==> flow/design.v <==
module tcp_parser (
    input  wire        clk,
    input  wire        rst,
    input  wire        ip_payload_valid,
    input  wire [7:0]  ip_payload_data,
    input  wire        ip_payload_start,    
    input  wire        ip_payload_end,      
    output wire [15:0] tcp_src_port,
    output wire [15:0] tcp_dst_port,
    output wire [31:0] tcp_seq_num,
    output wire [31:0] tcp_ack_num,
    output wire [3:0]  tcp_data_offset,
    output wire [7:0]  tcp_flags,
    output wire [15:0] tcp_window,
    output wire        tcp_flag_syn,
    output wire        tcp_flag_ack,
    output wire        tcp_flag_fin,
    output wire        tcp_flag_rst,
    output wire        tcp_flag_psh,
    output reg         tcp_payload_valid,
    output reg  [7:0]  tcp_payload_data,
    output reg         tcp_payload_start,
    output reg         tcp_payload_end,
    output reg         tcp_header_valid,
    output reg         tcp_parse_error
);
    localparam [2:0] IDLE         = 3'd0,
                     PARSE_HEADER = 3'd1,
                     SKIP_OPTIONS = 3'd2,
                     PAYLOAD      = 3'd3,
                     ERROR_STATE  = 3'd4;
    reg [2:0]  state;
    reg [5:0]  byte_cnt;
    reg [15:0] src_port_reg;
    reg [15:0] dst_port_reg;
    reg [31:0] seq_num_reg;
    reg [31:0] ack_num_reg;
    reg [3:0]  data_offset_reg;
    reg [7:0]  flags_reg;
    reg [15:0] window_reg;
    reg [5:0]  header_len;
    reg        header_done;
    reg        payload_active;
    always @(posedge clk) begin
        if (rst) begin
            state           <= IDLE;
            byte_cnt        <= 6'd0;
            src_port_reg    <= 16'd0;
            dst_port_reg    <= 16'd0;
            seq_num_reg     <= 32'd0;
            ack_num_reg     <= 32'd0;
            data_offset_reg <= 4'd0;
            flags_reg       <= 8'd0;
            window_reg      <= 16'd0;
            header_len      <= 6'd0;
            header_done     <= 1'b0;
            payload_active  <= 1'b0;
            tcp_header_valid  <= 1'b0;
            tcp_parse_error   <= 1'b0;
            tcp_payload_start <= 1'b0;
            tcp_payload_end   <= 1'b0;
            tcp_payload_valid <= 1'b0;
        end else begin
            tcp_header_valid  <= 1'b0;
            tcp_parse_error   <= 1'b0;
            tcp_payload_start <= 1'b0;
            tcp_payload_end   <= 1'b0;
            tcp_payload_valid <= 1'b0;
            case (state)
                IDLE: begin
                    header_done    <= 1'b0;
                    payload_active <= 1'b0;
                    if (ip_payload_start && ip_payload_valid) begin
                        src_port_reg[15:8] <= ip_payload_data;
                        byte_cnt <= 6'd1;
                        state <= PARSE_HEADER;
                    end
                end
                PARSE_HEADER: begin
                    if (ip_payload_valid) begin
                        case (byte_cnt)
                            6'd1:  src_port_reg[7:0]   <= ip_payload_data;
                            6'd2:  dst_port_reg[15:8]  <= ip_payload_data;
                            6'd3:  dst_port_reg[7:0]   <= ip_payload_data;
                            6'd4:  seq_num_reg[31:24]  <= ip_payload_data;
                            6'd5:  seq_num_reg[23:16]  <= ip_payload_data;
                            6'd6:  seq_num_reg[15:8]   <= ip_payload_data;
                            6'd7:  seq_num_reg[7:0]    <= ip_payload_data;
                            6'd8:  ack_num_reg[31:24]  <= ip_payload_data;
                            6'd9:  ack_num_reg[23:16]  <= ip_payload_data;
                            6'd10: ack_num_reg[15:8]   <= ip_payload_data;
                            6'd11: ack_num_reg[7:0]    <= ip_payload_data;
                            6'd12: begin
                                data_offset_reg <= ip_payload_data[7:4];
                                header_len <= {ip_payload_data[7:4], 2'b00};
                            end
                            6'd13: flags_reg          <= ip_payload_data;
                            6'd14: window_reg[15:8]   <= ip_payload_data;
                            6'd15: window_reg[7:0]    <= ip_payload_data;
                            6'd19: begin
                                if (header_len > 6'd20) begin
                                    state <= SKIP_OPTIONS;
                                end else begin
                                    header_done <= 1'b1;
                                    tcp_header_valid <= 1'b1;
                                    state <= PAYLOAD;
                                end
                            end
                            default: ;
                        endcase
                        byte_cnt <= byte_cnt + 6'd1;
                        if (ip_payload_end && byte_cnt < 6'd19) begin
                            tcp_parse_error <= 1'b1;
                            state <= ERROR_STATE;
                        end
                    end
                end
                SKIP_OPTIONS: begin
                    if (ip_payload_valid) begin
                        byte_cnt <= byte_cnt + 6'd1;
                        if (byte_cnt >= header_len - 6'd1) begin
                            header_done <= 1'b1;
                            tcp_header_valid <= 1'b1;
                            state <= PAYLOAD;
                        end
                        if (ip_payload_end && byte_cnt < header_len - 6'd1) begin
                            tcp_parse_error <= 1'b1;
                            state <= ERROR_STATE;
                        end
                    end
                end
                PAYLOAD: begin
                    if (ip_payload_valid) begin
                        tcp_payload_valid <= 1'b1;
                        tcp_payload_data <= ip_payload_data;
                        if (!payload_active) begin
                            tcp_payload_start <= 1'b1;
                            payload_active <= 1'b1;
                        end
                        if (ip_payload_end) begin
                            tcp_payload_end <= 1'b1;
                            payload_active <= 1'b0;
                            state <= IDLE;
                        end
                    end
                end
                ERROR_STATE: begin
                    if (ip_payload_end)
                        state <= IDLE;
                end
                default: state <= IDLE;
            endcase
            if (ip_payload_end && state != IDLE && state != PAYLOAD) begin
                tcp_parse_error <= 1'b1;
                state <= IDLE;
            end
        end
    end
    assign tcp_src_port    = src_port_reg;
    assign tcp_dst_port    = dst_port_reg;
    assign tcp_seq_num     = seq_num_reg;
    assign tcp_ack_num     = ack_num_reg;
    assign tcp_data_offset = data_offset_reg;
    assign tcp_flags       = flags_reg;
    assign tcp_window      = window_reg;
    assign tcp_flag_fin = flags_reg[0];
    assign tcp_flag_syn = flags_reg[1];
    assign tcp_flag_rst = flags_reg[2];
    assign tcp_flag_psh = flags_reg[3];
    assign tcp_flag_ack = flags_reg[4];
endmodule
module soupbintcp_handler (
    input  wire        clk,
    input  wire        rst,
    input  wire        tcp_payload_valid,
    input  wire [7:0]  tcp_payload_data,
    input  wire        tcp_payload_start,
    input  wire        tcp_payload_end,
    output reg         itch_msg_valid,
    output reg  [7:0]  itch_msg_data,
    output reg         itch_msg_start,
    output reg         itch_msg_end,
    output wire        session_active,
    output wire [63:0] session_sequence,
    output wire [7:0]  pkt_type,
    output reg         pkt_type_valid,
    output reg         pkt_heartbeat,
    output reg         pkt_login_accepted,
    output reg         pkt_login_rejected,
    output reg         pkt_end_session,
    output wire [31:0] seq_data_count,
    output wire [31:0] heartbeat_count,
    output reg         parse_error
);
    localparam [7:0] SOUP_DEBUG          = 8'h2B;   
    localparam [7:0] SOUP_LOGIN_ACCEPTED = 8'h41;   
    localparam [7:0] SOUP_HEARTBEAT      = 8'h48;   
    localparam [7:0] SOUP_LOGIN_REJECTED = 8'h4A;   
    localparam [7:0] SOUP_SEQ_DATA       = 8'h53;   
    localparam [7:0] SOUP_UNSEQ_DATA     = 8'h55;   
    localparam [7:0] SOUP_END_SESSION    = 8'h5A;   
    localparam [2:0] IDLE            = 3'd0,
                     READ_LENGTH_MSB = 3'd1,
                     READ_LENGTH_LSB = 3'd2,
                     READ_TYPE       = 3'd3,
                     READ_PAYLOAD    = 3'd4,
                     SKIP_PAYLOAD    = 3'd5,
                     ERROR_STATE     = 3'd6;
    reg [2:0]  state;
    reg [15:0] pkt_length;
    reg [7:0]  pkt_type_reg;
    reg [15:0] payload_cnt;
    reg [15:0] payload_len;      
    reg        session_active_reg;
    reg [63:0] session_seq_reg;
    reg [31:0] seq_data_cnt;
    reg [31:0] heartbeat_cnt;
    reg        is_seq_data;
    reg        first_payload;
    always @(posedge clk) begin
        if (rst) begin
            state              <= IDLE;
            pkt_length         <= 16'd0;
            pkt_type_reg       <= 8'd0;
            payload_cnt        <= 16'd0;
            payload_len        <= 16'd0;
            session_active_reg <= 1'b0;
            session_seq_reg    <= 64'd0;
            seq_data_cnt       <= 32'd0;
            heartbeat_cnt      <= 32'd0;
            is_seq_data        <= 1'b0;
            first_payload      <= 1'b0;
            itch_msg_valid     <= 1'b0;
            itch_msg_start     <= 1'b0;
            itch_msg_end       <= 1'b0;
            pkt_type_valid     <= 1'b0;
            pkt_heartbeat      <= 1'b0;
            pkt_login_accepted <= 1'b0;
            pkt_login_rejected <= 1'b0;
            pkt_end_session    <= 1'b0;
            parse_error        <= 1'b0;
        end else begin
            itch_msg_valid     <= 1'b0;
            itch_msg_start     <= 1'b0;
            itch_msg_end       <= 1'b0;
            pkt_type_valid     <= 1'b0;
            pkt_heartbeat      <= 1'b0;
            pkt_login_accepted <= 1'b0;
            pkt_login_rejected <= 1'b0;
            pkt_end_session    <= 1'b0;
            parse_error        <= 1'b0;
            case (state)
                IDLE: begin
                    is_seq_data   <= 1'b0;
                    first_payload <= 1'b0;
                    if (tcp_payload_start && tcp_payload_valid) begin
                        pkt_length[15:8] <= tcp_payload_data;
                        state <= READ_LENGTH_LSB;
                    end else if (tcp_payload_valid) begin
                        pkt_length[15:8] <= tcp_payload_data;
                        state <= READ_LENGTH_LSB;
                    end
                end
                READ_LENGTH_MSB: begin
                    if (tcp_payload_valid) begin
                        pkt_length[15:8] <= tcp_payload_data;
                        state <= READ_LENGTH_LSB;
                    end
                end
                READ_LENGTH_LSB: begin
                    if (tcp_payload_valid) begin
                        pkt_length[7:0] <= tcp_payload_data;
                        state <= READ_TYPE;
                    end
                end
                READ_TYPE: begin
                    if (tcp_payload_valid) begin
                        pkt_type_reg <= tcp_payload_data;
                        pkt_type_valid <= 1'b1;
                        payload_len <= pkt_length - 16'd1;
                        payload_cnt <= 16'd0;
                        case (tcp_payload_data)
                            SOUP_HEARTBEAT: begin
                                pkt_heartbeat <= 1'b1;
                                heartbeat_cnt <= heartbeat_cnt + 32'd1;
                                state <= IDLE;
                            end
                            SOUP_LOGIN_ACCEPTED: begin
                                pkt_login_accepted <= 1'b1;
                                session_active_reg <= 1'b1;
                                if (pkt_length > 16'd1) state <= SKIP_PAYLOAD;
                                else                    state <= IDLE;
                            end
                            SOUP_LOGIN_REJECTED: begin
                                pkt_login_rejected <= 1'b1;
                                session_active_reg <= 1'b0;
                                if (pkt_length > 16'd1) state <= SKIP_PAYLOAD;
                                else                    state <= IDLE;
                            end
                            SOUP_END_SESSION: begin
                                pkt_end_session <= 1'b1;
                                session_active_reg <= 1'b0;
                                state <= IDLE;
                            end
                            SOUP_SEQ_DATA: begin
                                is_seq_data <= 1'b1;
                                first_payload <= 1'b1;
                                seq_data_cnt <= seq_data_cnt + 32'd1;
                                session_seq_reg <= session_seq_reg + 64'd1;
                                if (pkt_length > 16'd1) state <= READ_PAYLOAD;
                                else                    state <= IDLE;
                            end
                            SOUP_UNSEQ_DATA: begin
                                if (pkt_length > 16'd1) state <= SKIP_PAYLOAD;
                                else                    state <= IDLE;
                            end
                            SOUP_DEBUG: begin
                                if (pkt_length > 16'd1) state <= SKIP_PAYLOAD;
                                else                    state <= IDLE;
                            end
                            default: begin
                                parse_error <= 1'b1;
                                if (pkt_length > 16'd1) state <= SKIP_PAYLOAD;
                                else                    state <= IDLE;
                            end
                        endcase
                    end
                end
                READ_PAYLOAD: begin
                    if (tcp_payload_valid) begin
                        itch_msg_valid <= 1'b1;
                        itch_msg_data <= tcp_payload_data;
                        if (first_payload) begin
                            itch_msg_start <= 1'b1;
                            first_payload <= 1'b0;
                        end
                        payload_cnt <= payload_cnt + 16'd1;
                        if (payload_cnt >= payload_len - 16'd1) begin
                            itch_msg_end <= 1'b1;
                            state <= IDLE;
                        end
                        if (tcp_payload_end) begin
                            if (payload_cnt < payload_len - 16'd1)
                                itch_msg_end <= 1'b1;
                            state <= IDLE;
                        end
                    end
                end
                SKIP_PAYLOAD: begin
                    if (tcp_payload_valid) begin
                        payload_cnt <= payload_cnt + 16'd1;
                        if (payload_cnt >= payload_len - 16'd1)
                            state <= IDLE;
                        if (tcp_payload_end)
                            state <= IDLE;
                    end
                end
                ERROR_STATE: begin
                    if (tcp_payload_end)
                        state <= IDLE;
                end
                default: state <= IDLE;
            endcase
            if (tcp_payload_end && state != IDLE) begin
                if (state == READ_PAYLOAD && is_seq_data)
                    itch_msg_end <= 1'b1;
                state <= IDLE;
            end
        end
    end
    assign session_active   = session_active_reg;
    assign session_sequence = session_seq_reg;
    assign pkt_type         = pkt_type_reg;
    assign seq_data_count   = seq_data_cnt;
    assign heartbeat_count  = heartbeat_cnt;
endmodule
module asx_itch_parser (
    input  wire        clk,
    input  wire        rst,
    input  wire        itch_msg_valid,
    input  wire [7:0]  itch_msg_data,
    input  wire        itch_msg_start,
    input  wire        itch_msg_end,
    output reg         msg_valid,
    output wire [7:0]  msg_type,
    output reg         msg_error,
    output wire [31:0] timestamp,
    output wire [63:0] order_id,
    output wire [31:0] orderbook_id,
    output wire        side,
    output reg         add_order_valid,
    output reg         add_order_start,
    output wire [63:0] quantity,
    output wire [31:0] price,
    output wire [15:0] order_attributes,
    output reg         order_executed_valid,
    output wire [63:0] exec_quantity,
    output wire [63:0] match_id,
    output wire [31:0] combo_group_id,
    output reg         order_cancel_valid,
    output wire [63:0] cancel_quantity,
    output reg         order_delete_valid,
    output reg         order_replace_valid,
    output wire [63:0] new_order_id,
    output wire [63:0] new_quantity,
    output wire [31:0] new_price,
    output reg         directory_valid,
    output wire [63:0] symbol,
    output wire [95:0] isin,
    output wire [7:0]  price_decimals,
    output wire [31:0] round_lot_size,
    output reg         system_event_valid,
    output wire [7:0]  event_code,
    output wire [31:0] total_messages,
    output wire [31:0] parse_errors
);
    localparam [2:0] IDLE        = 3'd0,
                     READ_TYPE   = 3'd1,
                     COUNT_BYTES = 3'd2,
                     COMPLETE    = 3'd3,
                     ERROR_STATE = 3'd4;
    localparam [7:0] ASX_MSG_TIMESTAMP         = 8'h54;   
    localparam [7:0] ASX_MSG_SYSTEM_EVENT      = 8'h53;   
    localparam [7:0] ASX_MSG_ORDER_BOOK_DIR    = 8'h52;   
    localparam [7:0] ASX_MSG_COMBINATION_LEG   = 8'h4D;   
    localparam [7:0] ASX_MSG_TICK_SIZE         = 8'h4C;   
    localparam [7:0] ASX_MSG_ORDER_BOOK_STATE  = 8'h4F;   
    localparam [7:0] ASX_MSG_ADD_ORDER         = 8'h41;   
    localparam [7:0] ASX_MSG_ADD_ORDER_ATTRIB  = 8'h46;   
    localparam [7:0] ASX_MSG_ORDER_EXECUTED    = 8'h45;   
    localparam [7:0] ASX_MSG_ORDER_EXEC_PRICE  = 8'h43;   
    localparam [7:0] ASX_MSG_ORDER_CANCEL      = 8'h58;   
    localparam [7:0] ASX_MSG_ORDER_DELETE      = 8'h44;   
    localparam [7:0] ASX_MSG_ORDER_REPLACE     = 8'h55;   
    localparam [7:0] ASX_MSG_TRADE             = 8'h50;   
    localparam [7:0] ASX_MSG_CROSS_TRADE       = 8'h51;   
    localparam [7:0] ASX_MSG_BROKEN_TRADE      = 8'h42;   
    function [7:0] get_asx_msg_length;
        input [7:0] t;
        begin
            case (t)
                ASX_MSG_TIMESTAMP:        get_asx_msg_length = 8'd5;
                ASX_MSG_SYSTEM_EVENT:     get_asx_msg_length = 8'd6;
                ASX_MSG_ORDER_BOOK_DIR:   get_asx_msg_length = 8'd57;
                ASX_MSG_COMBINATION_LEG:  get_asx_msg_length = 8'd21;
                ASX_MSG_TICK_SIZE:        get_asx_msg_length = 8'd22;
                ASX_MSG_ORDER_BOOK_STATE: get_asx_msg_length = 8'd10;
                ASX_MSG_ADD_ORDER:        get_asx_msg_length = 8'd39;
                ASX_MSG_ADD_ORDER_ATTRIB: get_asx_msg_length = 8'd40;
                ASX_MSG_ORDER_EXECUTED:   get_asx_msg_length = 8'd31;
                ASX_MSG_ORDER_EXEC_PRICE: get_asx_msg_length = 8'd40;
                ASX_MSG_ORDER_CANCEL:     get_asx_msg_length = 8'd19;
                ASX_MSG_ORDER_DELETE:     get_asx_msg_length = 8'd15;
                ASX_MSG_ORDER_REPLACE:    get_asx_msg_length = 8'd45;
                ASX_MSG_TRADE:            get_asx_msg_length = 8'd37;
                ASX_MSG_CROSS_TRADE:      get_asx_msg_length = 8'd41;
                ASX_MSG_BROKEN_TRADE:     get_asx_msg_length = 8'd15;
                default:                  get_asx_msg_length = 8'd0;
            endcase
        end
    endfunction
    reg [2:0]  state;
    reg [7:0]  current_msg_type;
    reg [7:0]  expected_length;
    reg [7:0]  byte_counter;
    reg [31:0] timestamp_reg;
    reg [63:0] order_id_reg;
    reg [31:0] orderbook_id_reg;
    reg        side_reg;
    reg [63:0] quantity_reg;
    reg [31:0] price_reg;
    reg [15:0] order_attributes_reg;
    reg [63:0] exec_quantity_reg;
    reg [7:0]  event_code_reg;
    reg [31:0] msg_counter;
    reg [31:0] error_counter;
    wire [7:0] new_len = get_asx_msg_length(itch_msg_data);
    wire [8:0] byte_counter_p1 = {1'b0, byte_counter} + 9'd1;
    wire       last_byte       = byte_counter_p1 >= {1'b0, expected_length};
    always @(posedge clk) begin
        if (rst) begin
            state                <= IDLE;
            current_msg_type     <= 8'd0;
            expected_length      <= 8'd0;
            byte_counter         <= 8'd0;
            msg_counter          <= 32'd0;
            error_counter        <= 32'd0;
            msg_valid            <= 1'b0;
            msg_error            <= 1'b0;
            add_order_valid      <= 1'b0;
            add_order_start      <= 1'b0;
            order_executed_valid <= 1'b0;
            order_cancel_valid   <= 1'b0;
            order_delete_valid   <= 1'b0;
            order_replace_valid  <= 1'b0;
            directory_valid      <= 1'b0;
            system_event_valid   <= 1'b0;
        end else begin
            msg_valid            <= 1'b0;
            msg_error            <= 1'b0;
            add_order_valid      <= 1'b0;
            add_order_start      <= 1'b0;
            order_executed_valid <= 1'b0;
            order_cancel_valid   <= 1'b0;
            order_delete_valid   <= 1'b0;
            order_replace_valid  <= 1'b0;
            directory_valid      <= 1'b0;
            system_event_valid   <= 1'b0;
            case (state)
                IDLE: begin
                    if (itch_msg_start && itch_msg_valid) begin
                        current_msg_type <= itch_msg_data;
                        expected_length  <= new_len;
                        byte_counter     <= 8'd1;
                        if (itch_msg_data == ASX_MSG_ADD_ORDER)
                            add_order_start <= 1'b1;
                        if (new_len == 8'd0)
                            state <= ERROR_STATE;
                        else
                            state <= COUNT_BYTES;
                    end
                end
                READ_TYPE: begin
                    state <= IDLE;
                end
                COUNT_BYTES: begin
                    if (itch_msg_valid) begin
                        if (current_msg_type == ASX_MSG_ADD_ORDER) begin
                            case (byte_counter)
                            8'd1: timestamp_reg[31:24] <= itch_msg_data;
                            8'd2: timestamp_reg[23:16] <= itch_msg_data;
                            8'd3: timestamp_reg[15:8] <= itch_msg_data;
                            8'd4: timestamp_reg[7:0] <= itch_msg_data;
                            8'd5: order_id_reg[63:56] <= itch_msg_data;
                            8'd6: order_id_reg[55:48] <= itch_msg_data;
                            8'd7: order_id_reg[47:40] <= itch_msg_data;
                            8'd8: order_id_reg[39:32] <= itch_msg_data;
                            8'd9: order_id_reg[31:24] <= itch_msg_data;
                            8'd10: order_id_reg[23:16] <= itch_msg_data;
                            8'd11: order_id_reg[15:8] <= itch_msg_data;
                            8'd12: order_id_reg[7:0] <= itch_msg_data;
                            8'd13: orderbook_id_reg[31:24] <= itch_msg_data;
                            8'd14: orderbook_id_reg[23:16] <= itch_msg_data;
                            8'd15: orderbook_id_reg[15:8] <= itch_msg_data;
                            8'd16: orderbook_id_reg[7:0] <= itch_msg_data;
                            8'd17: side_reg <= (itch_msg_data == 8'h42);
                            8'd18: quantity_reg[63:56] <= itch_msg_data;
                            8'd19: quantity_reg[55:48] <= itch_msg_data;
                            8'd20: quantity_reg[47:40] <= itch_msg_data;
                            8'd21: quantity_reg[39:32] <= itch_msg_data;
                            8'd22: quantity_reg[31:24] <= itch_msg_data;
                            8'd23: quantity_reg[23:16] <= itch_msg_data;
                            8'd24: quantity_reg[15:8] <= itch_msg_data;
                            8'd25: quantity_reg[7:0] <= itch_msg_data;
                            8'd26: price_reg[31:24] <= itch_msg_data;
                            8'd27: price_reg[23:16] <= itch_msg_data;
                            8'd28: price_reg[15:8] <= itch_msg_data;
                            8'd29: price_reg[7:0] <= itch_msg_data;
                            8'd30: order_attributes_reg[15:8] <= itch_msg_data;
                            8'd31: order_attributes_reg[7:0] <= itch_msg_data;
                            default: ;
                            endcase
                        end else if (current_msg_type == ASX_MSG_ORDER_EXECUTED) begin
                            case (byte_counter)
                            8'd1: timestamp_reg[31:24] <= itch_msg_data;
                            8'd2: timestamp_reg[23:16] <= itch_msg_data;
                            8'd3: timestamp_reg[15:8] <= itch_msg_data;
                            8'd4: timestamp_reg[7:0] <= itch_msg_data;
                            8'd5: order_id_reg[63:56] <= itch_msg_data;
                            8'd6: order_id_reg[55:48] <= itch_msg_data;
                            8'd7: order_id_reg[47:40] <= itch_msg_data;
                            8'd8: order_id_reg[39:32] <= itch_msg_data;
                            8'd9: order_id_reg[31:24] <= itch_msg_data;
                            8'd10: order_id_reg[23:16] <= itch_msg_data;
                            8'd11: order_id_reg[15:8] <= itch_msg_data;
                            8'd12: order_id_reg[7:0] <= itch_msg_data;
                            8'd13: orderbook_id_reg[31:24] <= itch_msg_data;
                            8'd14: orderbook_id_reg[23:16] <= itch_msg_data;
                            8'd15: orderbook_id_reg[15:8] <= itch_msg_data;
                            8'd16: orderbook_id_reg[7:0] <= itch_msg_data;
                            8'd17: side_reg <= (itch_msg_data == 8'h42);
                            8'd18: exec_quantity_reg[63:56] <= itch_msg_data;
                            8'd19: exec_quantity_reg[55:48] <= itch_msg_data;
                            8'd20: exec_quantity_reg[47:40] <= itch_msg_data;
                            8'd21: exec_quantity_reg[39:32] <= itch_msg_data;
                            8'd22: exec_quantity_reg[31:24] <= itch_msg_data;
                            8'd23: exec_quantity_reg[23:16] <= itch_msg_data;
                            8'd24: exec_quantity_reg[15:8] <= itch_msg_data;
                            8'd25: exec_quantity_reg[7:0] <= itch_msg_data;
                            default: ;
                            endcase
                        end else if (current_msg_type == ASX_MSG_ORDER_DELETE) begin
                            case (byte_counter)
                            8'd1: timestamp_reg[31:24] <= itch_msg_data;
                            8'd2: timestamp_reg[23:16] <= itch_msg_data;
                            8'd3: timestamp_reg[15:8] <= itch_msg_data;
                            8'd4: timestamp_reg[7:0] <= itch_msg_data;
                            8'd5: order_id_reg[63:56] <= itch_msg_data;
                            8'd6: order_id_reg[55:48] <= itch_msg_data;
                            8'd7: order_id_reg[47:40] <= itch_msg_data;
                            8'd8: order_id_reg[39:32] <= itch_msg_data;
                            8'd9: order_id_reg[31:24] <= itch_msg_data;
                            8'd10: order_id_reg[23:16] <= itch_msg_data;
                            8'd11: order_id_reg[15:8] <= itch_msg_data;
                            8'd12: order_id_reg[7:0] <= itch_msg_data;
                            8'd13: orderbook_id_reg[31:24] <= itch_msg_data;
                            8'd14: orderbook_id_reg[23:16] <= itch_msg_data;
                            default: ;
                            endcase
                        end else if (current_msg_type == ASX_MSG_SYSTEM_EVENT) begin
                            case (byte_counter)
                            8'd1: timestamp_reg[31:24] <= itch_msg_data;
                            8'd2: timestamp_reg[23:16] <= itch_msg_data;
                            8'd3: timestamp_reg[15:8] <= itch_msg_data;
                            8'd4: timestamp_reg[7:0] <= itch_msg_data;
                            8'd5: event_code_reg <= itch_msg_data;
                            default: ;
                            endcase
                        end
                        if (last_byte)
                            state <= COMPLETE;
                        byte_counter <= byte_counter + 8'd1;
                        if (itch_msg_end) begin
                            if (!last_byte)
                                state <= ERROR_STATE;
                            else
                                state <= COMPLETE;
                        end
                    end
                end
                COMPLETE: begin
                    msg_counter <= msg_counter + 32'd1;
                    msg_valid <= 1'b1;
                    case (current_msg_type)
                        ASX_MSG_ADD_ORDER:      add_order_valid <= 1'b1;
                        ASX_MSG_ORDER_EXECUTED: order_executed_valid <= 1'b1;
                        ASX_MSG_ORDER_CANCEL:   order_cancel_valid <= 1'b1;
                        ASX_MSG_ORDER_DELETE:   order_delete_valid <= 1'b1;
                        ASX_MSG_ORDER_REPLACE:  order_replace_valid <= 1'b1;
                        ASX_MSG_ORDER_BOOK_DIR: directory_valid <= 1'b1;
                        ASX_MSG_SYSTEM_EVENT:   system_event_valid <= 1'b1;
                        default: ;
                    endcase
                    state <= IDLE;
                end
                ERROR_STATE: begin
                    msg_error <= 1'b1;
                    error_counter <= error_counter + 32'd1;
                    state <= IDLE;
                end
                default: state <= IDLE;
            endcase
        end
    end
    assign msg_type         = current_msg_type;
    assign timestamp        = timestamp_reg;
    assign order_id         = order_id_reg;
    assign orderbook_id     = orderbook_id_reg;
    assign side             = side_reg;
    assign quantity         = quantity_reg;
    assign price            = price_reg;
    assign order_attributes = order_attributes_reg;
    assign exec_quantity    = exec_quantity_reg;
    assign match_id         = 64'd0;
    assign combo_group_id   = 32'd0;
    assign cancel_quantity  = 64'd0;
    assign new_order_id     = 64'd0;
    assign new_quantity     = 64'd0;
    assign new_price        = 32'd0;
    assign symbol           = 64'd0;
    assign isin             = 96'd0;
    assign price_decimals   = 8'd0;
    assign round_lot_size   = 32'd0;
    assign event_code       = event_code_reg;
    assign total_messages   = msg_counter;
    assign parse_errors     = error_counter;
endmodule
module asx_soupbintcp_itch (
    input  wire        clk,
    input  wire        rst,
    input  wire        ip_payload_valid,
    input  wire [7:0]  ip_payload_data,
    input  wire        ip_payload_start,
    input  wire        ip_payload_end,
    output wire [15:0] tcp_src_port,
    output wire [15:0] tcp_dst_port,
    output wire [31:0] tcp_seq_num,
    output wire [31:0] tcp_ack_num,
    output wire [3:0] tcp_data_offset,
    output wire [7:0] tcp_flags,
    output wire [15:0] tcp_window,
    output wire tcp_flag_syn,
    output wire tcp_flag_ack,
    output wire tcp_flag_fin,
    output wire tcp_flag_rst,
    output wire tcp_flag_psh,
    output wire tcp_header_valid,
    output wire tcp_parse_error,
    output wire session_active,
    output wire [63:0] session_sequence,
    output wire [7:0] pkt_type,
    output wire pkt_type_valid,
    output wire pkt_heartbeat,
    output wire pkt_login_accepted,
    output wire pkt_login_rejected,
    output wire pkt_end_session,
    output wire [31:0] seq_data_count,
    output wire [31:0] heartbeat_count,
    output wire parse_error,
    output wire msg_valid,
    output wire [7:0] msg_type,
    output wire msg_error,
    output wire [31:0] timestamp,
    output wire [63:0] order_id,
    output wire [31:0] orderbook_id,
    output wire side,
    output wire add_order_valid,
    output wire add_order_start,
    output wire [63:0] quantity,
    output wire [31:0] price,
    output wire [15:0] order_attributes,
    output wire order_executed_valid,
    output wire [63:0] exec_quantity,
    output wire order_cancel_valid,
    output wire order_delete_valid,
    output wire order_replace_valid,
    output wire directory_valid,
    output wire system_event_valid,
    output wire [7:0] event_code,
    output wire [31:0] total_messages,
    output wire [31:0] parse_errors
);
    wire       tcp_payload_valid;
    wire [7:0] tcp_payload_data;
    wire       tcp_payload_start;
    wire       tcp_payload_end;
    wire       itch_tcp_valid;
    wire [7:0] itch_tcp_data;
    wire       itch_tcp_start;
    wire       itch_tcp_end;
    wire [63:0] unused_match_id;
    wire [31:0] unused_combo_group_id;
    wire [63:0] unused_cancel_quantity;
    wire [63:0] unused_new_order_id;
    wire [63:0] unused_new_quantity;
    wire [31:0] unused_new_price;
    wire [63:0] unused_symbol;
    wire [95:0] unused_isin;
    wire [7:0] unused_price_decimals;
    wire [31:0] unused_round_lot_size;
    tcp_parser tcp_parser_inst (
        .clk               (clk),
        .rst               (rst),
        .ip_payload_valid  (ip_payload_valid),
        .ip_payload_data   (ip_payload_data),
        .ip_payload_start  (ip_payload_start),
        .ip_payload_end    (ip_payload_end),
        .tcp_src_port      (tcp_src_port),
        .tcp_dst_port      (tcp_dst_port),
        .tcp_seq_num       (tcp_seq_num),
        .tcp_ack_num       (tcp_ack_num),
        .tcp_data_offset   (tcp_data_offset),
        .tcp_flags         (tcp_flags),
        .tcp_window        (tcp_window),
        .tcp_flag_syn      (tcp_flag_syn),
        .tcp_flag_ack      (tcp_flag_ack),
        .tcp_flag_fin      (tcp_flag_fin),
        .tcp_flag_rst      (tcp_flag_rst),
        .tcp_flag_psh      (tcp_flag_psh),
        .tcp_header_valid  (tcp_header_valid),
        .tcp_parse_error   (tcp_parse_error),
        .tcp_payload_valid (tcp_payload_valid),
        .tcp_payload_data  (tcp_payload_data),
        .tcp_payload_start (tcp_payload_start),
        .tcp_payload_end   (tcp_payload_end)
    );
    soupbintcp_handler soupbintcp_inst (
        .clk                (clk),
        .rst                (rst),
        .tcp_payload_valid  (tcp_payload_valid),
        .tcp_payload_data   (tcp_payload_data),
        .tcp_payload_start  (tcp_payload_start),
        .tcp_payload_end    (tcp_payload_end),
        .itch_msg_valid     (itch_tcp_valid),
        .itch_msg_data      (itch_tcp_data),
        .itch_msg_start     (itch_tcp_start),
        .itch_msg_end       (itch_tcp_end),
        .session_active     (session_active),
        .session_sequence   (session_sequence),
        .pkt_type           (pkt_type),
        .pkt_type_valid     (pkt_type_valid),
        .pkt_heartbeat      (pkt_heartbeat),
        .pkt_login_accepted (pkt_login_accepted),
        .pkt_login_rejected (pkt_login_rejected),
        .pkt_end_session    (pkt_end_session),
        .seq_data_count     (seq_data_count),
        .heartbeat_count    (heartbeat_count),
        .parse_error        (parse_error)
    );
    asx_itch_parser asx_itch_inst (
        .clk                  (clk),
        .rst                  (rst),
        .itch_msg_valid       (itch_tcp_valid),
        .itch_msg_data        (itch_tcp_data),
        .itch_msg_start       (itch_tcp_start),
        .itch_msg_end         (itch_tcp_end),
        .msg_valid            (msg_valid),
        .msg_type             (msg_type),
        .msg_error            (msg_error),
        .timestamp            (timestamp),
        .order_id             (order_id),
        .orderbook_id         (orderbook_id),
        .side                 (side),
        .add_order_valid      (add_order_valid),
        .add_order_start      (add_order_start),
        .quantity             (quantity),
        .price                (price),
        .order_attributes     (order_attributes),
        .order_executed_valid (order_executed_valid),
        .exec_quantity        (exec_quantity),
        .order_cancel_valid   (order_cancel_valid),
        .order_delete_valid   (order_delete_valid),
        .order_replace_valid  (order_replace_valid),
        .directory_valid      (directory_valid),
        .system_event_valid   (system_event_valid),
        .event_code           (event_code),
        .total_messages       (total_messages),
        .parse_errors         (parse_errors),
        .match_id             (unused_match_id),
        .combo_group_id       (unused_combo_group_id),
        .cancel_quantity      (unused_cancel_quantity),
        .new_order_id         (unused_new_order_id),
        .new_quantity         (unused_new_quantity),
        .new_price            (unused_new_price),
        .symbol               (unused_symbol),
        .isin                 (unused_isin),
        .price_decimals       (unused_price_decimals),
        .round_lot_size       (unused_round_lot_size)
    );
endmodule
* Tool chain data of asx_soupbintcp_itch
The steps from the RTL of asx_soupbintcp_itch to its reports follow in flow order. Lines are those of the file above, counted from 1. Operators: Yosys type, input widths -> output width; for muxes data width and select width s. Cell names lack the library's common part. Not given: -
Design: top module asx_soupbintcp_itch, clock input clk, library sky130hd, timing corner tt_025C_1v80

* Word level
Yosys after proc, flatten, opt, wreduce and memory -nomap, before mapping. Memory bits, and registers merged into a memory's read port (data or address), are not among the register bits. Print and check cells are not counted.
Bit counts: bits in registers 768, word-level cells 505, input bits 13, output and inout port bits 669
Operators by class: bitwise logic cells 12, magnitude comparators 8, muxes and demuxes 160, $add $sub $neg 12, equality and inequality tests 108, reductions and logical operators 102
Operator list (number):
- $mux 8 | 70
- $eq 8x7->1 const B | 29
- $add 32x1->32 const B | 4
- $eq 8x5->1 const B | 16
- $pmux 6 s14 | 1
- $reduce_and 3->1 | 25
- $reduce_and 5->1 | 15
- $mux 3 | 25
- $add 64x1->64 const B | 1
- $eq 8x4->1 const B | 8
- $reduce_and 6->1 | 9
- $eq 6x4->1 const B | 8
- $mux 1 | 46
- $sub 16x1->16 const B | 2
- $eq 8x3->1 const B | 4
- $pmux 16 s2 | 1
- $pmux 8 s2 | 2
- $mux 16 | 2
- $reduce_or 2->1 | 12
- $eq 6x3->1 const B | 4
- $ne 2x2->1 const B | 9
- $eq 3x2->1 const B | 6
- $reduce_bool 3->1 | 6
- $pmux 3 s6 | 1
- $add 16x1->16 const B | 1
- $gt 16x1->1 const B | 1
- $ge 16x16->1 | 1
- $lt 16x16->1 | 1
Not listed: further kinds 37, cells in them 92.

* Longest topological paths
Longest topological path by Yosys (ltp), each cell counted once; first at word level (registers and memories cut), then after technology mapping (sequential cells cut; the memories' decode and read muxes count).
Logic depth: depth in word-level cells 9, ABC_AREA 0, mapped depth 13, gate-level depth less buffers 13

* Mapped cells and area
The flow's flattened synthesis, as Yosys stat reports it; memories are mapped. The netlist is that of the ABC_AREA named above (0 if unset); the other value can give another one.
Mapped netlist: buffers 139, mapped flip-flops 765, area of sequential cells 18607.8 µm², cell count 2751, chip area (Yosys) 29658.4 µm²
Cell types:
- edfxtp_1 | number 329, area in all 9.88E+03 µm²
- dfxtp_1 | number 436, area in all 8.73E+03 µm²
- nor2_1 | number 350, area in all 1313.76 µm²
- nand2_1 | number 286, area in all 1073.53 µm²
- xnor2_1 | number 115, area in all 1.01E+03 µm²
- a21oi_1 | number 178, area in all 890.854 µm²
- nand3_1 | number 154, area in all 770.739 µm²
- xor2_1 | number 81, area in all 709.43 µm²
- mux2i_1 | number 57, area in all 570.547 µm²
- ha_1 | number 45, area in all 563.04 µm²
- clkbuf_1 | number 124, area in all 465.446 µm²
- nor3_1 | number 80, area in all 400.384 µm²
- nand4_1 | number 61, area in all 381.616 µm²
- o21ai_0 | number 61, area in all 305.293 µm²
- nor4_1 | number 42, area in all 262.752 µm²
- or3_1 | number 41, area in all 256.496 µm²
- inv_1 | number 68, area in all 255.245 µm²
- and3_1 | number 31, area in all 193.936 µm²
Other cell types: 51; their cells: 212. The figures by module come from a second, unflattened synthesis with its own total; it is not the netlist above.
Unflattened totals: cell total of the unflattened synthesis 3373, area total of the unflattened synthesis 34556.9 µm²
Each row is one instance without its submodules.
By module:
- asx_itch_parser | sequential area 11400.9 µm², area 18437.7 µm², cells 1481, instances 1
- soupbintcp_handler | sequential area 4224.1 µm², area 10302.4 µm², cells 1225, instances 1
- tcp_parser | sequential area 3022.9 µm², area 5816.8 µm², cells 667, instances 1
- asx_soupbintcp_itch | sequential area 0.0 µm², area 0.0 µm², cells 0, instances 1

* Path before layout
OpenSTA on the mapped netlist: ideal clock, no wires. The path of least setup slack (recovery checks aside). Input and output delay are each 20% of the period. Register names are those of the netlist, which keeps one name where synthesis merged equal registers.
Path post-synthesis: path type input -> register, from input port rst, to register asx_itch_inst.price_reg[24], time at the first pin 1.000 ns, period 5.0 ns, stages on the path 6, external input delay 1.000 ns, arrival 2.503 ns, delay of the path 1.873 ns, path buffers 1, setup time 0.370 ns, required time 4.630 ns, path slack 2.127 ns, synthesis period reached 2.873 ns
"delay of the path" is the arrival time less input delay plus setup time. "stages on the path": output pins that drive a net of the path, with the launching flip-flop's if there is one; two outputs of one cell count as two. "synthesis period reached" is the clock period less the worst setup slack; recovery checks do not enter. This is arithmetic on one report: input and output delays are still those of the set period (20% each). Between the ends stands the longest chain of elaborated cells between them, by number of cells; it is not shown to be the way that was timed. Of several equally long chains one is given. A line is the first line of the expression or statement that the cell stems from. Yosys adds cells for indexed reads and writes and turns some case tables into memories.
Between the ends, post-synthesis: path through nand2b_1 nor4_1 nand2_1 or3_1 clkbuf_1 nor2_1, length of the longest elaborated chain 2, elaborated cells on any way between the ends 2, source lines of those cells 0, those cells by class logic (1); reduce/logical (1)
RTL lines, path post-synthesis:
- from (decl) | line 680 | input  wire        rst,
- $not 1->1
- $reduce_and 5->1
- to (assign) | line 555 | 8'd26: price_reg[31:24] <= itch_msg_data;
- to (decl) | line 471 | reg [31:0] price_reg;

* Worst path after layout
From the final timing report of flow run 1: the path of least setup slack in the routed layout; clock arrival at registers is part of the times.
Path post-layout: path type register -> register, from register asx_itch_inst.current_msg_type[7], to register asx_itch_inst.quantity_reg[54], required time 5.27 ns, setup time 0.37 ns, path buffers 0, time at the first pin 0.65 ns, path slack 1.43 ns, arrival 3.84 ns, stages on the path 6, period 5.0 ns
Between the ends stands the longest chain of elaborated cells between them, by number of cells; it is not shown to be the way that was timed. Of several equally long chains one is given.
Between the ends, post-layout: path through dfxtp_1 or4b_2 nor3_1 nand2_1 or3_1 nor2_1, length of the longest elaborated chain 2, elaborated cells on any way between the ends 2, those cells by class eq/ne (1); reduce/logical (1)
RTL lines, path post-layout:
- from (decl) | line 463 | reg [7:0]  current_msg_type;
- from (assign) | line 483 | current_msg_type     <= 8'd0;
- from (assign) | line 512 | current_msg_type <= itch_msg_data;
- $eq 8x7->1 | line 528 | if (current_msg_type == ASX_MSG_ADD_ORDER) begin
- $reduce_and 5->1
- to (assign) | line 548 | 8'd19: quantity_reg[55:48] <= itch_msg_data;
- to (decl) | line 470 | reg [63:0] quantity_reg;

Subject: flow runs of asx_soupbintcp_itch

Hi,

Measured data: module asx_soupbintcp_itch, platform sky130hd, 6 stored runs of the flow under differing settings, order arbitrary. Input and output delays are each 20% of the period that was set; the output load is 0.01 pF.
"achieved clock period": clock period set for the run, less the worst setup slack. It is reckoned from that one timing run; input and output delays stay at 20% of the period that was set.
"worst setup path time" = time allowed to the worst setup path (clock period - input delay - output delay, where it has them) - its slack; a late launch clock adds to it, a late capture clock takes from it.
"power" is the tool's figure for a default switching activity; nothing was simulated.
[flow run 1] settings: CELL_PAD_IN_SITES_DETAIL_PLACEMENT=1, CELL_PAD_IN_SITES_GLOBAL_PLACEMENT=3, CORE_UTILIZATION=40, CTS_CLUSTER_DIAMETER=120, GPL_ROUTABILITY_DRIVEN=0, PLACE_DENSITY_LB_ADDON=0.21, SETUP_SLACK_MARGIN=1.32, period_ns=5.0, CAP_MARGIN=20, CORE_MARGIN=2, SLEW_MARGIN=20
[flow run 1] result: chip area after synthesis (Yosys) 29658.4 µm², die area 76338.9 µm², standard-cell area of the final layout 40332.4 µm², utilization 55.1%, worst setup slack after layout 1.426 ns, total negative slack 0.000 ns, worst hold slack 0.454 ns, power 13.172 mW, achieved clock period 3.574 ns, worst setup path time 3.57 ns, worst setup path kind register -> register
[flow run 2] settings: CORE_UTILIZATION=40, period_ns=3.83, CAP_MARGIN=20, CORE_MARGIN=2, SLEW_MARGIN=20
[flow run 2] result: chip area after synthesis (Yosys) 29658.4 µm², die area 76338.9 µm², standard-cell area of the final layout 40302.4 µm², utilization 55.1%, worst setup slack after layout 0.399 ns, total negative slack 0.000 ns, worst hold slack 0.452 ns, power 16.720 mW, achieved clock period 3.431 ns, worst setup path time 3.43 ns, worst setup path kind register -> register
[flow run 3] settings: CORE_UTILIZATION=40, CTS_CLUSTER_DIAMETER=120, PLACE_DENSITY_LB_ADDON=0.21, SETUP_SLACK_MARGIN=1.32, period_ns=5.0, CAP_MARGIN=20, CORE_MARGIN=2, SLEW_MARGIN=20
[flow run 3] result: chip area after synthesis (Yosys) 29658.4 µm², die area 76338.9 µm², standard-cell area of the final layout 40171.0 µm², utilization 54.9%, worst setup slack after layout 1.459 ns, total negative slack 0.000 ns, worst hold slack 0.455 ns, power 12.880 mW, achieved clock period 3.541 ns, worst setup path time 3.54 ns, worst setup path kind register -> register
[flow run 4] settings: ABC_AREA=1, CAP_MARGIN=30, CELL_PAD_IN_SITES_DETAIL_PLACEMENT=1, CORE_ASPECT_RATIO=1.54, CORE_MARGIN=3, CORE_UTILIZATION=51, CTS_CLUSTER_DIAMETER=400, GPL_ROUTABILITY_DRIVEN=1, GPL_TIMING_DRIVEN=1, HOLD_SLACK_MARGIN=0.12, MAX_ROUTING_LAYER=met4, MIN_ROUTING_LAYER=met2, SLEW_MARGIN=25, TNS_END_PERCENT=60, period_ns=2.94
[flow run 4] result: did not finish, routing stopped with GRT-0116
[flow run 5] settings: ABC_AREA=1, CELL_PAD_IN_SITES_DETAIL_PLACEMENT=1, CORE_ASPECT_RATIO=1.54, CORE_MARGIN=3, CORE_UTILIZATION=48, GPL_ROUTABILITY_DRIVEN=0, GPL_TIMING_DRIVEN=1, HOLD_SLACK_MARGIN=0.12, MAX_ROUTING_LAYER=met4, MIN_ROUTING_LAYER=met2, SLEW_MARGIN=25, TNS_END_PERCENT=60, period_ns=2.94, CAP_MARGIN=20
[flow run 5] result: chip area after synthesis (Yosys) 31936.9 µm², die area 69738.1 µm², standard-cell area of the final layout 42754.8 µm², utilization 65.3%, worst setup slack after layout 0.052 ns, total negative slack 0.000 ns, worst hold slack 0.274 ns, power 22.431 mW, achieved clock period 2.888 ns, worst setup path time 2.89 ns, worst setup path kind register -> register
[flow run 6] settings: ABC_AREA=1, CELL_PAD_IN_SITES_DETAIL_PLACEMENT=2, CORE_ASPECT_RATIO=1.54, CORE_MARGIN=5, CORE_UTILIZATION=48, GPL_TIMING_DRIVEN=1, MAX_ROUTING_LAYER=met4, SLEW_MARGIN=25, TNS_END_PERCENT=60, period_ns=3.36, CAP_MARGIN=20
[flow run 6] result: did not finish, placement stopped with DPL-0033

Regards
